==> flow/design.v <==
module SNN(
	clk,
	rst_n,
	in_valid,
	img,
	ker,
	weight,
	out_valid,
	out_data
);
input clk;
input rst_n;
input in_valid;
input [7:0] img;
input [7:0] ker;
input [7:0] weight;
output reg out_valid;
output reg [9:0] out_data;
genvar x, y;
reg [6:0] count_in;
wire [2:0] count_in_x;
wire [1:0] count_in_y;
wire [2:0] count_row;
reg [7:0] image[2:0][5:0];
reg [7:0] kernel[8:0];
reg [7:0] fc_weight[3:0];
reg conv_in_valid;
wire conv_out_valid;
reg [63:0] next_conv_in;
reg [71:0] conv_in;
wire [19:0] conv_out;
wire [7:0] conv_quantize_out;
wire conv_quantize_out_valid;
wire [7:0] max_pool_out;
wire max_pool_out_valid;
wire [16:0] fc_out_1;
wire [16:0] fc_out_2;
wire fc_out_valid;
wire [7:0] fc_quantization_out_1;
wire [7:0] fc_quantization_out_2;
wire fc_quantization_out_valid;
wire [9:0] l1_out;
wire l1_out_valid;
assign count_in_x = count_in % 'd6;
assign count_in_y = (count_in / 'd6) % 'd3;
assign count_row = (count_in / 'd6) % 'd6;
always@(posedge clk or negedge rst_n) begin
	if(!rst_n)
		count_in <= 0;
	else if(in_valid)
		count_in <= count_in + 1;
	else
		count_in <= 0;
end
generate
for(x=0;x<6;x=x+1) begin
	for(y=0;y<3;y=y+1) begin
		always@(posedge clk) begin
			if(x == count_in_x && count_in_y == y)
				image[y][x] <= img;
			else
				image[y][x] <= image[y][x];
		end
	end
end
for(x=0;x<9;x=x+1) begin
	always@(posedge clk) begin
		if(x == count_in)
			kernel[x] <= ker;
		else
			kernel[x] <= kernel[x];
	end
end
for(x=0;x<4;x=x+1) begin
	always@(posedge clk) begin
		if(in_valid && x == count_in)
			fc_weight[x] <= weight;
		else
			fc_weight[x] <= fc_weight[x];
	end
end
endgenerate
wire [23:0] row1;
wire [23:0] row2;
wire [23:0] row3;
assign row1 = {image[0][count_in_x],image[0][count_in_x-1],image[0][count_in_x-2]};
assign row2 = {image[1][count_in_x],image[1][count_in_x-1],image[1][count_in_x-2]};
assign row3 = {image[2][count_in_x],image[2][count_in_x-1],image[2][count_in_x-2]};
always@(*) begin
	case(count_in_y)
	'd2: next_conv_in = {row3[15:0],row2,row1};
	'd0: next_conv_in = {row1[15:0],row3,row2};
	'd1: next_conv_in = {row2[15:0],row1,row3};
	default: next_conv_in = 0;
	endcase
end
always@(*) begin
	if(count_row > 1 && count_in_x > 1)
		conv_in = {img,next_conv_in};
	else
		conv_in = 0;
end
always@(*) begin
	conv_in_valid = count_row > 1 && count_in_x > 1;
end
conv c1(
	.rst_n(rst_n),
	.clk(clk),
	.clk_valid(clk),
	.in_valid(conv_in_valid),
	.kernel({kernel[8],kernel[7],kernel[6],kernel[5],kernel[4],kernel[3],kernel[2],kernel[1],kernel[0]}),
	.image(conv_in),
	.out_valid(conv_out_valid),
	.out(conv_out)
);
quatization_1 q1(
	.rst_n(rst_n),
	.clk(clk),
	.in_valid(conv_out_valid),
	.in(conv_out),
	.out(conv_quantize_out),
	.out_valid(conv_quantize_out_valid)
);
max_pool m1(
	.rst_n(rst_n),
	.clk(clk),
	.in_valid(conv_quantize_out_valid),
	.in(conv_quantize_out),
	.out(max_pool_out),
	.out_valid(max_pool_out_valid)
);
fully_connect fc1(
	.rst_n(rst_n),
	.clk(clk),
	.in_valid(max_pool_out_valid),
	.in(max_pool_out),
	.weight({fc_weight[3],fc_weight[2],fc_weight[1],fc_weight[0]}),
	.out_1(fc_out_1),
	.out_2(fc_out_2),
	.out_valid(fc_out_valid)
);
quatization_2 q2(
	.rst_n(rst_n),
	.clk(clk),
	.in_valid(fc_out_valid),
	.in_1(fc_out_1),
	.in_2(fc_out_2),
	.out_1(fc_quantization_out_1),
	.out_2(fc_quantization_out_2),
	.out_valid(fc_quantization_out_valid)
);
L1_distance l1(
	.rst_n(rst_n),
	.clk(clk),
	.in_valid(fc_quantization_out_valid),
	.in_1(fc_quantization_out_1),
	.in_2(fc_quantization_out_2),
	.out(l1_out),
	.out_valid(l1_out_valid)
);
always@(posedge clk or negedge rst_n) begin
	if(!rst_n) begin
		out_data <= 0;
	end
	else if(l1_out_valid)
		out_data <= l1_out;
	else
		out_data <= 0;
end
always@(posedge clk or negedge rst_n) begin
	if(!rst_n) begin
		out_valid <= 0;
	end
	else
		out_valid <= l1_out_valid;
end
endmodule
module conv(
	input rst_n,
	input clk,
	input clk_valid,
	input in_valid,
	input [71:0] kernel,
	input [71:0] image,
	output reg out_valid,
	output reg [19:0] out
);
wire [15:0] mult_out[8:0];
genvar gen_conv;
generate
for(gen_conv=0;gen_conv<9;gen_conv=gen_conv+1)
	assign mult_out[gen_conv] = kernel[(gen_conv*8)+7:(gen_conv*8)] * image[(gen_conv*8)+7:(gen_conv*8)];
endgenerate
wire [19:0] next_out;
assign next_out = ( (mult_out[0] + mult_out[1]) + (mult_out[2] + mult_out[3]) ) + ( (mult_out[4] + mult_out[5]) + (mult_out[6] + mult_out[7]) + mult_out[8]);
always@(posedge clk) begin
	if(in_valid)
		out <= next_out;
	else
		out <= out;
end
always@(posedge clk_valid or negedge rst_n) begin
	if(!rst_n)
		out_valid <= 0;
	else
		out_valid <= in_valid;
end
endmodule
module quatization_1(
	input rst_n,
	input clk,
	input in_valid,
	input [19:0] in,
	output reg [7:0] out,
	output reg out_valid
);
wire [7:0] next_out;
assign next_out = in / 'd2295;
always@(*) begin
	out = next_out;
end
always@(*) begin
	out_valid = in_valid;
end
endmodule
module max_pool(
	input rst_n,
	input clk,
	input in_valid,
	input [7:0] in,
	output reg [7:0] out,
	output reg out_valid
);
reg [2:0] count_in;
reg [7:0] temp1;
reg [7:0] temp2;
wire [7:0] next_temp;
reg [7:0] cmp_in;
always@(posedge clk or negedge rst_n) begin
	if(!rst_n)
		count_in <= 0;
	else if(in_valid)
		count_in <= count_in + 1;
	else
		count_in <= count_in;
end
always@(posedge clk) begin
	if(in_valid && count_in == 0)
		temp1 <= in;
	else if(in_valid && (count_in == 'd1 || count_in == 'd4))
		temp1 <= next_temp;
	else
		temp1 <= temp1;
end
always@(posedge clk) begin
	if(in_valid && count_in == 'd2)
		temp2 <= in;
	else if(in_valid && (count_in == 'd3 || count_in == 'd6))
		temp2 <= next_temp;
	else
		temp2 <= temp2;
end
always@(*) begin
	case(count_in)
	'd1,'d4,'d5: cmp_in = temp1;
	'd3,'d6,'d7: cmp_in = temp2;
	default: cmp_in = temp1;
	endcase
end
assign next_temp = (cmp_in > in) ? cmp_in : in;
always@(posedge clk) begin
	if(count_in == 'd5 || count_in == 'd7)
		out <= next_temp;
	else
		out <= out;
end
always@(posedge clk or negedge rst_n) begin
	if(!rst_n)
		out_valid <= 0;
	else
		out_valid <= (count_in == 'd5 || count_in == 'd7) && in_valid;
end
endmodule
module fully_connect(
	input rst_n,
	input clk,
	input in_valid,
	input [7:0] in,
	input [31:0] weight,
	output reg [16:0] out_1,
	output reg [16:0] out_2,
	output reg out_valid
);
reg count_in;
wire [15:0] mul_out_1;
wire [15:0] mul_out_2;
reg [7:0] mul_in_1;
reg [7:0] mul_in_2;
reg [15:0] temp1;
reg [15:0] temp2;
always@(posedge clk or negedge rst_n) begin
	if(!rst_n)
		count_in <= 0;
	else if(in_valid)
		count_in <= ~count_in;
	else
		count_in <= count_in;
end
always@(*) begin
	case(count_in)
	'd0: mul_in_1 = weight[7:0];
	'd1: mul_in_1 = weight[23:16];
	endcase
end
always@(*) begin
	case(count_in)
	'd0: mul_in_2 = weight[15:8];
	'd1: mul_in_2 = weight[31:24];
	endcase
end
assign mul_out_1 = mul_in_1 * in;
assign mul_out_2 = mul_in_2 * in;
always@(posedge clk) begin
	if(in_valid)
		temp1 <= mul_out_1;
	else
		temp1 <= temp1;
end
always@(posedge clk) begin
	if(in_valid)
		temp2 <= mul_out_2;
	else
		temp2 <= temp2;
end
always@(*) begin
	if(in_valid && count_in)
		out_1 = mul_out_1 + temp1;
	else
		out_1 = 0;
end
always@(*) begin
	if(in_valid && count_in)
		out_2 = mul_out_2 + temp2;
	else
		out_2 = 0;
end
always@(*) begin
	out_valid = in_valid && count_in;
end
endmodule
module quatization_2(
	input rst_n,
	input clk,
	input in_valid,
	input [16:0] in_1,
	input [16:0] in_2,
	output reg [7:0] out_1,
	output reg [7:0] out_2,
	output reg out_valid
);
always@(*) begin
	out_1 = in_1 / 'd510;
end
always@(*) begin
	out_2 = in_2 / 'd510;
end
always@(*) begin
	out_valid = in_valid;
end
endmodule
module L1_distance(
	input rst_n,
	input clk,
	input in_valid,
	input [7:0] in_1,
	input [7:0] in_2,
	output reg [9:0] out,
	output reg out_valid
);
reg [1:0] count_in;
reg [7:0] temp [3:0];
wire [7:0] next_temp[3:0];
always@(posedge clk or negedge rst_n) begin
	if(!rst_n)
		count_in <= 0;
	else if(in_valid)
		count_in <= count_in + 1;
	else
		count_in <= count_in;
end
always@(posedge clk) begin
	if(in_valid && count_in == 0) begin
		temp[0] <= in_1;
		temp[1] <= in_2;
	end
	else if(in_valid && count_in == 'd1) begin
		temp[2] <= in_1;
		temp[3] <= in_2;
	end
	else begin
		temp[0] <= temp[0];
		temp[1] <= temp[1];
		temp[2] <= temp[2];
		temp[3] <= temp[3];
	end
end
reg [7:0] adder_in_1;
reg [7:0] adder_in_2;
reg [7:0] adder_in_3;
reg [7:0] adder_in_4;
always@(*) begin
	if(count_in == 'd2) begin
		adder_in_1 = (temp[0] > in_1) ? temp[0] - in_1 : in_1 - temp[0];
		adder_in_2 = (temp[1] > in_2) ? temp[1] - in_2 : in_2 - temp[1];
	end
	else begin
		adder_in_1 = 0;
		adder_in_2 = 0;
	end
end
always@(*) begin
	if(count_in == 'd3) begin
		adder_in_3 = (temp[2] > in_1) ? temp[2] - in_1 : in_1 - temp[2];
		adder_in_4 = (temp[3] > in_2) ? temp[3] - in_2 : in_2 - temp[3];
	end
	else begin
		adder_in_3 = 0;
		adder_in_4 = 0;
	end
end
wire [7:0] real_adder_in_1;
wire [7:0] real_adder_in_2;
assign real_adder_in_1 = (count_in == 'd3) ? adder_in_3 : adder_in_1;
assign real_adder_in_2 = (count_in == 'd3) ? adder_in_4 : adder_in_2;
wire [8:0] adder_out;
assign adder_out = real_adder_in_1 + real_adder_in_2;
reg [8:0] temp_out;
always@(posedge clk) begin
	if(count_in == 'd2)
		temp_out <= adder_out;
	else
		temp_out <= temp_out;
end
wire [9:0] sum;
wire [9:0] next_out;
assign sum = adder_out + temp_out;
assign next_out = (sum > 'd15) ? sum : 0;
always@(*) begin
	out = next_out;
end
always@(*) begin
	out_valid = count_in == 'd3 && in_valid;
end
endmodule
Tool chain data of SNN
Tool output for the design above, in the order of the flow.
Lines are those of the file above, counted from 1.
{"block": "design", "top_module": "SNN", "clock": "clk", "lib": "sky130hd", "lib_corner": "tt_025C_1v80"}

After elaboration
Yosys after proc, flatten, opt, wreduce and memory -nomap, before mapping. Print and check cells are not counted.
{"block": "bits", "output_inout_bits": 11, "elab_cells": 375, "register_bits": 391}
{"block": "classes", "n_mux": 32, "n_logic": 2, "eq_ne": 178, "n_div": 7, "multipliers": 11, "compare": 8, "n_reduce_logical": 53, "n_addsub": 34}
{"block": "ops", "operator": "multiplier 8 x 8 -> 16 bit", "count": 11}
{"block": "ops", "operator": "parallel mux 8 bit (select 18 bit)", "count": 9}
{"block": "ops", "operator": "divider 17 x 9 -> 32 bit (second input constant)", "count": 2}
{"block": "ops", "operator": "divider 20 x 12 -> 32 bit (second input constant)", "count": 1}
{"block": "ops", "operator": "equality test 5 x 4 -> 1 bit (second input constant)", "count": 72}
{"block": "ops", "operator": "parallel mux 64 bit (select 3 bit)", "count": 1}
{"block": "ops", "operator": "equality test 5 x 3 -> 1 bit (second input constant)", "count": 36}
{"block": "ops", "operator": "2-to-1 mux 8 bit", "count": 14}
{"block": "ops", "operator": "adder 16 x 16 -> 17 bit", "count": 6}
{"block": "ops", "operator": "modulo 32 x 3 -> 32 bit (second input constant)", "count": 1}
{"block": "ops", "operator": "divider 7 x 3 -> 32 bit (second input constant)", "count": 1}
{"block": "ops", "operator": "modulo 7 x 3 -> 32 bit (second input constant)", "count": 1}
{"block": "ops", "operator": "equality test 5 x 2 -> 1 bit (second input constant)", "count": 18}
{"block": "ops", "operator": "equality test 5 bit (second input constant)", "count": 18}
{"block": "ops", "operator": "2-to-1 mux 72 bit", "count": 1}
{"block": "ops", "operator": "modulo 32 x 2 -> 32 bit (second input constant)", "count": 1}
{"block": "ops", "operator": "subtractor 8 bit", "count": 8}
{"block": "ops", "operator": "adder 20 bit", "count": 3}
{"block": "ops", "operator": "equality test 5 x 1 -> 1 bit (second input constant)", "count": 9}
{"block": "ops", "operator": "zero test 5 bit", "count": 9}
{"block": "ops", "operator": "> comparator 8 bit", "count": 5}
{"block": "ops", "operator": "2-to-1 mux 17 bit", "count": 2}
{"block": "ops", "operator": "logical AND 1 bit", "count": 32}
{"block": "ops", "operator": "parallel mux 8 bit (select 2 bit)", "count": 2}
{"block": "ops", "operator": "equality test 3 x 7 -> 1 bit (first input constant)", "count": 4}
{"block": "ops", "operator": "adder 20 x 16 -> 20 bit", "count": 1}
{"block": "ops", "operator": "2-to-1 mux 10 bit", "count": 2}
{"block": "ops", "operator": "adder 3 x 5 -> 5 bit (first input constant)", "count": 3}
Other operator kinds: 32; their cells: 52.

Depth
Yosys ltp: most cells in a row. Word level: on the elaborated netlist, between registers, memories and ports. Mapped: between sequential cells and ports; inverters and the memories' decode and read muxes count.
{"block": "logic_depth", "word_depth": 15, "abc_area": 0, "mapped_depth": 79}

Netlist
Yosys stat after the flow's synthesis: flattened, memories mapped to cells. It holds for the ABC_AREA given above (unset counts as 0); a run with the other value may have another netlist.
The area totals of this step are shown rounded.
{"block": "types", "cell": "sky130_fd_sc_hd__fa_1", "count": 570}
{"block": "types", "cell": "sky130_fd_sc_hd__edfxtp_1", "count": 365}
{"block": "types", "cell": "sky130_fd_sc_hd__ha_1", "count": 527}
{"block": "types", "cell": "sky130_fd_sc_hd__inv_1", "count": 905}
{"block": "types", "cell": "sky130_fd_sc_hd__nand2_1", "count": 571}
{"block": "types", "cell": "sky130_fd_sc_hd__a21oi_1", "count": 286}
{"block": "types", "cell": "sky130_fd_sc_hd__and2_1", "count": 228}
{"block": "types", "cell": "sky130_fd_sc_hd__xnor2_1", "count": 160}
{"block": "types", "cell": "sky130_fd_sc_hd__a22oi_1", "count": 182}
{"block": "types", "cell": "sky130_fd_sc_hd__nor2_1", "count": 351}
{"block": "types", "cell": "sky130_fd_sc_hd__o21ai_0", "count": 213}
{"block": "types", "cell": "sky130_fd_sc_hd__nor2b_1", "count": 152}
{"block": "types", "cell": "sky130_fd_sc_hd__and3_1", "count": 149}
{"block": "types", "cell": "sky130_fd_sc_hd__a222oi_1", "count": 84}
{"block": "types", "cell": "sky130_fd_sc_hd__clkbuf_1", "count": 188}
{"block": "types", "cell": "sky130_fd_sc_hd__dfrtp_1", "count": 26}
{"block": "types", "cell": "sky130_fd_sc_hd__mux2i_1", "count": 65}
{"block": "types", "cell": "sky130_fd_sc_hd__o21bai_1", "count": 83}
Not listed: further types 108, cells in them 1257.
{"block": "synth_totals", "seqArea_um2": 11600, "buffers": 250, "flip_flops": 391, "synth_area_um2": 57200, "mapped_cells": 6362}
By module: a second synthesis without flattening, with its own total; a netlist apart from the flattened one above.
{"block": "hier_totals", "hier_cells": 6526, "area_unflattened_um2": 60400}
Rows give one instance, submodules left out.
{"block": "modules", "module": "conv", "area_um2": 21000, "seq_area_um2": 626, "n_cells": 2168, "n_inst": 1}
{"block": "modules", "module": "SNN", "area_um2": 18500, "seq_area_um2": 7900, "n_cells": 1854, "n_inst": 1}
{"block": "modules", "module": "fully_connect", "area_um2": 6990, "seq_area_um2": 986, "n_cells": 767, "n_inst": 1}
{"block": "modules", "module": "L1_distance", "area_um2": 4750, "seq_area_um2": 1280, "n_cells": 502, "n_inst": 1}
{"block": "modules", "module": "quatization_1", "area_um2": 3910, "seq_area_um2": 0.0, "n_cells": 558, "n_inst": 1}
{"block": "modules", "module": "quatization_2", "area_um2": 3630, "seq_area_um2": 0.0, "n_cells": 564, "n_inst": 1}
{"block": "modules", "module": "max_pool", "area_um2": 1610, "seq_area_um2": 821, "n_cells": 113, "n_inst": 1}

Timing after synthesis
OpenSTA on the mapped netlist: ideal clock, no wires. The path of least setup slack (recovery checks aside). Input and output delay are each 20% of the period. Register names are those of the netlist, which keeps one name where synthesis merged equal registers.
{"block": "synth_path", "path_type": "register to register", "from": "reg fc1.count_in", "to": "reg out_data[2]", "required_ns": 16.877, "n_path_buf": 4, "t_arrival_ns": 16.927, "delay_ns": 17.050, "path_slack_ns": -0.050, "path_stages": 73, "clock_period_ns": 17.0, "synth_period_reached_ns": 17.05}
"delay_ns" = arrival - input delay + setup time.
"path_stages": output pins that drive a net of the path, with the launching flip-flop's if there is one; two outputs of one cell count as two.
"synth_period_reached_ns" = period - worst setup slack (recovery checks aside). The figure is calculated, with input and output delays left at 20% of the set period.
At most two assigning lines are given for a register; there are more.
{"block": "synth_via", "path_cell_list": "sky130_fd_sc_hd__dfrtp_1 -> sky130_fd_sc_hd__clkbuf_1 -> sky130_fd_sc_hd__clkbuf_1 -> sky130_fd_sc_hd__mux2i_1 -> sky130_fd_sc_hd__nand2b_1 -> sky130_fd_sc_hd__fa_1 -> sky130_fd_sc_hd__fa_1 -> sky130_fd_sc_hd__inv_1 -> sky130_fd_sc_hd__fa_1 -> sky130_fd_sc_hd__inv_1 -> sky130_fd_sc_hd__fa_1 -> sky130_fd_sc_hd__inv_1 -> sky130_fd_sc_hd__ha_1 -> sky130_fd_sc_hd__a21oi_1 -> sky130_fd_sc_hd__o21bai_1 -> sky130_fd_sc_hd__a21oi_1 -> sky130_fd_sc_hd__xnor2_1 -> sky130_fd_sc_hd__ha_1 -> [... 37 more ...] -> sky130_fd_sc_hd__clkbuf_1 -> sky130_fd_sc_hd__mux2_2 -> sky130_fd_sc_hd__o22ai_1 -> sky130_fd_sc_hd__ha_1 -> sky130_fd_sc_hd__a21o_1 -> sky130_fd_sc_hd__a21oi_1 -> sky130_fd_sc_hd__o21bai_1 -> sky130_fd_sc_hd__a21oi_1 -> sky130_fd_sc_hd__xnor2_1 -> sky130_fd_sc_hd__ha_1 -> sky130_fd_sc_hd__inv_1 -> sky130_fd_sc_hd__o21bai_1 -> sky130_fd_sc_hd__a21oi_1 -> sky130_fd_sc_hd__nor2_1 -> sky130_fd_sc_hd__nor2_1 -> sky130_fd_sc_hd__xor2_1 -> sky130_fd_sc_hd__a41o_1 -> sky130_fd_sc_hd__nor3_1", "cells_between": 38, "classes_between": "add/sub (12); mul (2); div (2); compare (5); mux (14); logic (1); reduce/logical (2)"}
{"block": "synth_rtl", "item": "start, declared", "line": 294, "source": "reg count_in;"}
{"block": "synth_rtl", "item": "start, assigned", "line": 305, "source": "count_in <= ~count_in;"}
{"block": "synth_rtl", "item": "start, assigned", "line": 307, "source": "count_in <= count_in;"}
{"block": "synth_rtl", "item": "end, assigned", "line": 163, "source": "out_data <= 0;"}
{"block": "synth_rtl", "item": "end, assigned", "line": 166, "source": "out_data <= l1_out;"}
{"block": "synth_rtl", "item": "end, declared", "line": 18, "source": "output reg [9:0] out_data;"}
Chain of elaborated cells between the ends: none given.

Path in the finished layout
Path of least setup slack in the final report of run 1 (OpenROAD, finished layout, wires in). Where an end is a register, its clock arrival counts in the times.
{"block": "layout_path", "path_type": "register to register", "from": "reg fc1.count_in", "to": "reg out_data[0]", "t_arrival_ns": 15.85, "required_ns": 10.54, "clock_period_ns": 9.98, "path_stages": 90, "n_path_buf": 42, "path_slack_ns": -5.31}
Between the ends stands the longest chain of elaborated cells between them, by number of cells; it is not shown to be the way that was timed. Of several equally long chains one is given.
A line is the first line of the expression or statement that the cell stems from. Yosys adds cells for indexed reads and writes and turns some case tables into memories.
At most two assigning lines are given for a register; there are more.
{"block": "layout_via", "path_cell_list": "sky130_fd_sc_hd__dfrtp_2 -> sky130_fd_sc_hd__buf_6 -> sky130_fd_sc_hd__mux2i_4 -> sky130_fd_sc_hd__buf_6 -> sky130_fd_sc_hd__nand2b_4 -> sky130_fd_sc_hd__fa_1 -> sky130_fd_sc_hd__fa_1 -> sky130_fd_sc_hd__inv_2 -> sky130_fd_sc_hd__fa_1 -> sky130_fd_sc_hd__inv_1 -> sky130_fd_sc_hd__fa_1 -> sky130_fd_sc_hd__inv_2 -> sky130_fd_sc_hd__ha_4 -> sky130_fd_sc_hd__a21oi_4 -> sky130_fd_sc_hd__o21bai_1 -> sky130_fd_sc_hd__a21oi_2 -> sky130_fd_sc_hd__xnor2_2 -> sky130_fd_sc_hd__ha_1 -> [... 54 more ...] -> sky130_fd_sc_hd__a221o_1 -> sky130_fd_sc_hd__buf_6 -> sky130_fd_sc_hd__xnor2_2 -> sky130_fd_sc_hd__o22ai_1 -> sky130_fd_sc_hd__ha_1 -> sky130_fd_sc_hd__inv_2 -> sky130_fd_sc_hd__nor2_1 -> sky130_fd_sc_hd__nor2_1 -> sky130_fd_sc_hd__buf_4 -> sky130_fd_sc_hd__xnor2_4 -> sky130_fd_sc_hd__ha_4 -> sky130_fd_sc_hd__a21oi_4 -> sky130_fd_sc_hd__o21bai_1 -> sky130_fd_sc_hd__a21oi_2 -> sky130_fd_sc_hd__buf_4 -> sky130_fd_sc_hd__xnor2_4 -> sky130_fd_sc_hd__a41o_1 -> sky130_fd_sc_hd__nor2_1", "elab_chain_len": 15, "cells_between": 38, "classes_between": "add/sub (12); mul (2); div (2); compare (5); mux (14); logic (1); reduce/logical (2)"}
{"block": "layout_rtl", "item": "start, declared", "line": 294, "source": "reg count_in;"}
{"block": "layout_rtl", "item": "start, assigned", "line": 305, "source": "count_in <= ~count_in;"}
{"block": "layout_rtl", "item": "start, assigned", "line": 307, "source": "count_in <= count_in;"}
{"block": "layout_rtl", "item": "NOT 1 bit", "line": 310, "source": "case(count_in)"}
{"block": "layout_rtl", "item": "parallel mux 8 bit (select 2 bit)", "line": 310}
{"block": "layout_rtl", "item": "multiplier 8 x 8 -> 16 bit", "line": 321, "source": "assign mul_out_1 = mul_in_1 * in;"}
{"block": "layout_rtl", "item": "adder 16 x 16 -> 17 bit", "line": 337, "source": "out_1 = mul_out_1 + temp1;"}
{"block": "layout_rtl", "item": "2-to-1 mux 17 bit", "line": 336, "source": "if(in_valid && count_in)"}
{"block": "layout_rtl", "item": "divider 17 x 9 -> 32 bit", "line": 362, "source": "out_1 = in_1 / 'd510;"}
{"block": "layout_rtl", "item": "> comparator 8 bit", "line": 413, "source": "adder_in_1 = (temp[0] > in_1) ? temp[0] - in_1 : in_1 - temp[0];"}
{"block": "layout_rtl", "item": "2-to-1 mux 8 bit", "line": 413}
{"block": "layout_rtl", "item": "2-to-1 mux 8 bit", "line": 412, "source": "if(count_in == 'd2) begin"}
{"block": "layout_rtl", "item": "2-to-1 mux 8 bit", "line": 433, "source": "assign real_adder_in_1 = (count_in == 'd3) ? adder_in_3 : adder_in_1;"}
{"block": "layout_rtl", "item": "adder 8 x 8 -> 9 bit", "line": 436, "source": "assign adder_out = real_adder_in_1 + real_adder_in_2;"}
{"block": "layout_rtl", "item": "adder 9 x 9 -> 10 bit", "line": 446, "source": "assign sum = adder_out + temp_out;"}
{"block": "layout_rtl", "item": "> comparator 10 x 4 -> 1 bit", "line": 447, "source": "assign next_out = (sum > 'd15) ? sum : 0;"}
{"block": "layout_rtl", "item": "2-to-1 mux 10 bit", "line": 447}
{"block": "layout_rtl", "item": "2-to-1 mux 10 bit", "line": 165, "source": "else if(l1_out_valid)"}
{"block": "layout_rtl", "item": "end, assigned", "line": 163, "source": "out_data <= 0;"}
{"block": "layout_rtl", "item": "end, assigned", "line": 166, "source": "out_data <= l1_out;"}
{"block": "layout_rtl", "item": "end, declared", "line": 18, "source": "output reg [9:0] out_data;"}

Appendix: measured runs

Flow measurements of SNN on sky130hd: 4 stored runs with different settings, listed in no order. Input and output delays are each 20% of the period that was set; the output load is 0.01 pF.
"period_less_ws_ns" means the clock period less the worst setup slack. The figure is calculated, with input and output delays left at 20% of the set period.
"worstPathTime_ns" is the time allowed to the run's worst setup path (the clock period less input and output delay, where it has them) less its slack. Clock arrival times count: a late capture clock shortens it, a late launch clock lengthens it.
By "power_total_mw" is meant OpenSTA's value without simulated activity: inputs other than the clock are taken to toggle once in ten clock periods, and the tool carries that through the logic.
The results are shown rounded.

{"run": "run 1", "settings": { "CELL_PAD_IN_SITES_GLOBAL_PLACEMENT": 1, "CORE_ASPECT_RATIO": 0.72, "CORE_UTILIZATION": 29, "CTS_CLUSTER_DIAMETER": 250, "GPL_ROUTABILITY_DRIVEN": 1, "GPL_TIMING_DRIVEN": 1, "HOLD_SLACK_MARGIN": 0.09, "MIN_ROUTING_LAYER": "met1", "PLACE_DENSITY_LB_ADDON": 0.1, "period_ns": 9.98, "CAP_MARGIN": 20, "CORE_MARGIN": 2, "SLEW_MARGIN": 20 }, "results": { "synth_chip_area_um2": 57200, "dieArea_um2": 201000, "finalCellArea_um2": 82500, "final_setup_ws_ns": -5.31, "fin_tns_ns": -151, "timing.hold.ws_ns": 0.557, "power_total_mw": 10.3, "period_less_ws_ns": 15.295, "worstPathTime_ns": 15.29, "timing.worst_path_kind": "register to register" }}
{"run": "run 2", "settings": { "ABC_AREA": 1, "CELL_PAD_IN_SITES_DETAIL_PLACEMENT": 2, "CELL_PAD_IN_SITES_GLOBAL_PLACEMENT": 0, "CORE_MARGIN": 9, "CORE_UTILIZATION": 32, "CTS_CLUSTER_DIAMETER": 138, "CTS_CLUSTER_SIZE": 49, "GPL_ROUTABILITY_DRIVEN": 0, "GPL_TIMING_DRIVEN": 1, "MAX_ROUTING_LAYER": "met5", "MIN_ROUTING_LAYER": "met2", "PLACE_DENSITY_LB_ADDON": 0.24, "TNS_END_PERCENT": 15, "period_ns": 11.0, "CAP_MARGIN": 20, "SLEW_MARGIN": 20 }, "outcome": "stopped before the end: routing reported GRT-0116"}
{"run": "run 3", "settings": { "CELL_PAD_IN_SITES_DETAIL_PLACEMENT": 2, "CELL_PAD_IN_SITES_GLOBAL_PLACEMENT": 0, "CORE_MARGIN": 9, "CORE_UTILIZATION": 32, "CTS_CLUSTER_DIAMETER": 239, "CTS_CLUSTER_SIZE": 49, "GPL_TIMING_DRIVEN": 1, "MAX_ROUTING_LAYER": "met5", "MIN_ROUTING_LAYER": "met2", "PLACE_DENSITY_LB_ADDON": 0.24, "TNS_END_PERCENT": 15, "period_ns": 11.0, "CAP_MARGIN": 20, "SLEW_MARGIN": 20 }, "outcome": "stopped before the end: routing reported GRT-0232"}
{"run": "run 4", "settings": { "CORE_UTILIZATION": 72, "period_ns": 16.5, "CAP_MARGIN": 20, "CORE_MARGIN": 2, "SLEW_MARGIN": 20 }, "outcome": "stopped before the end: routing reported GRT-0232"}
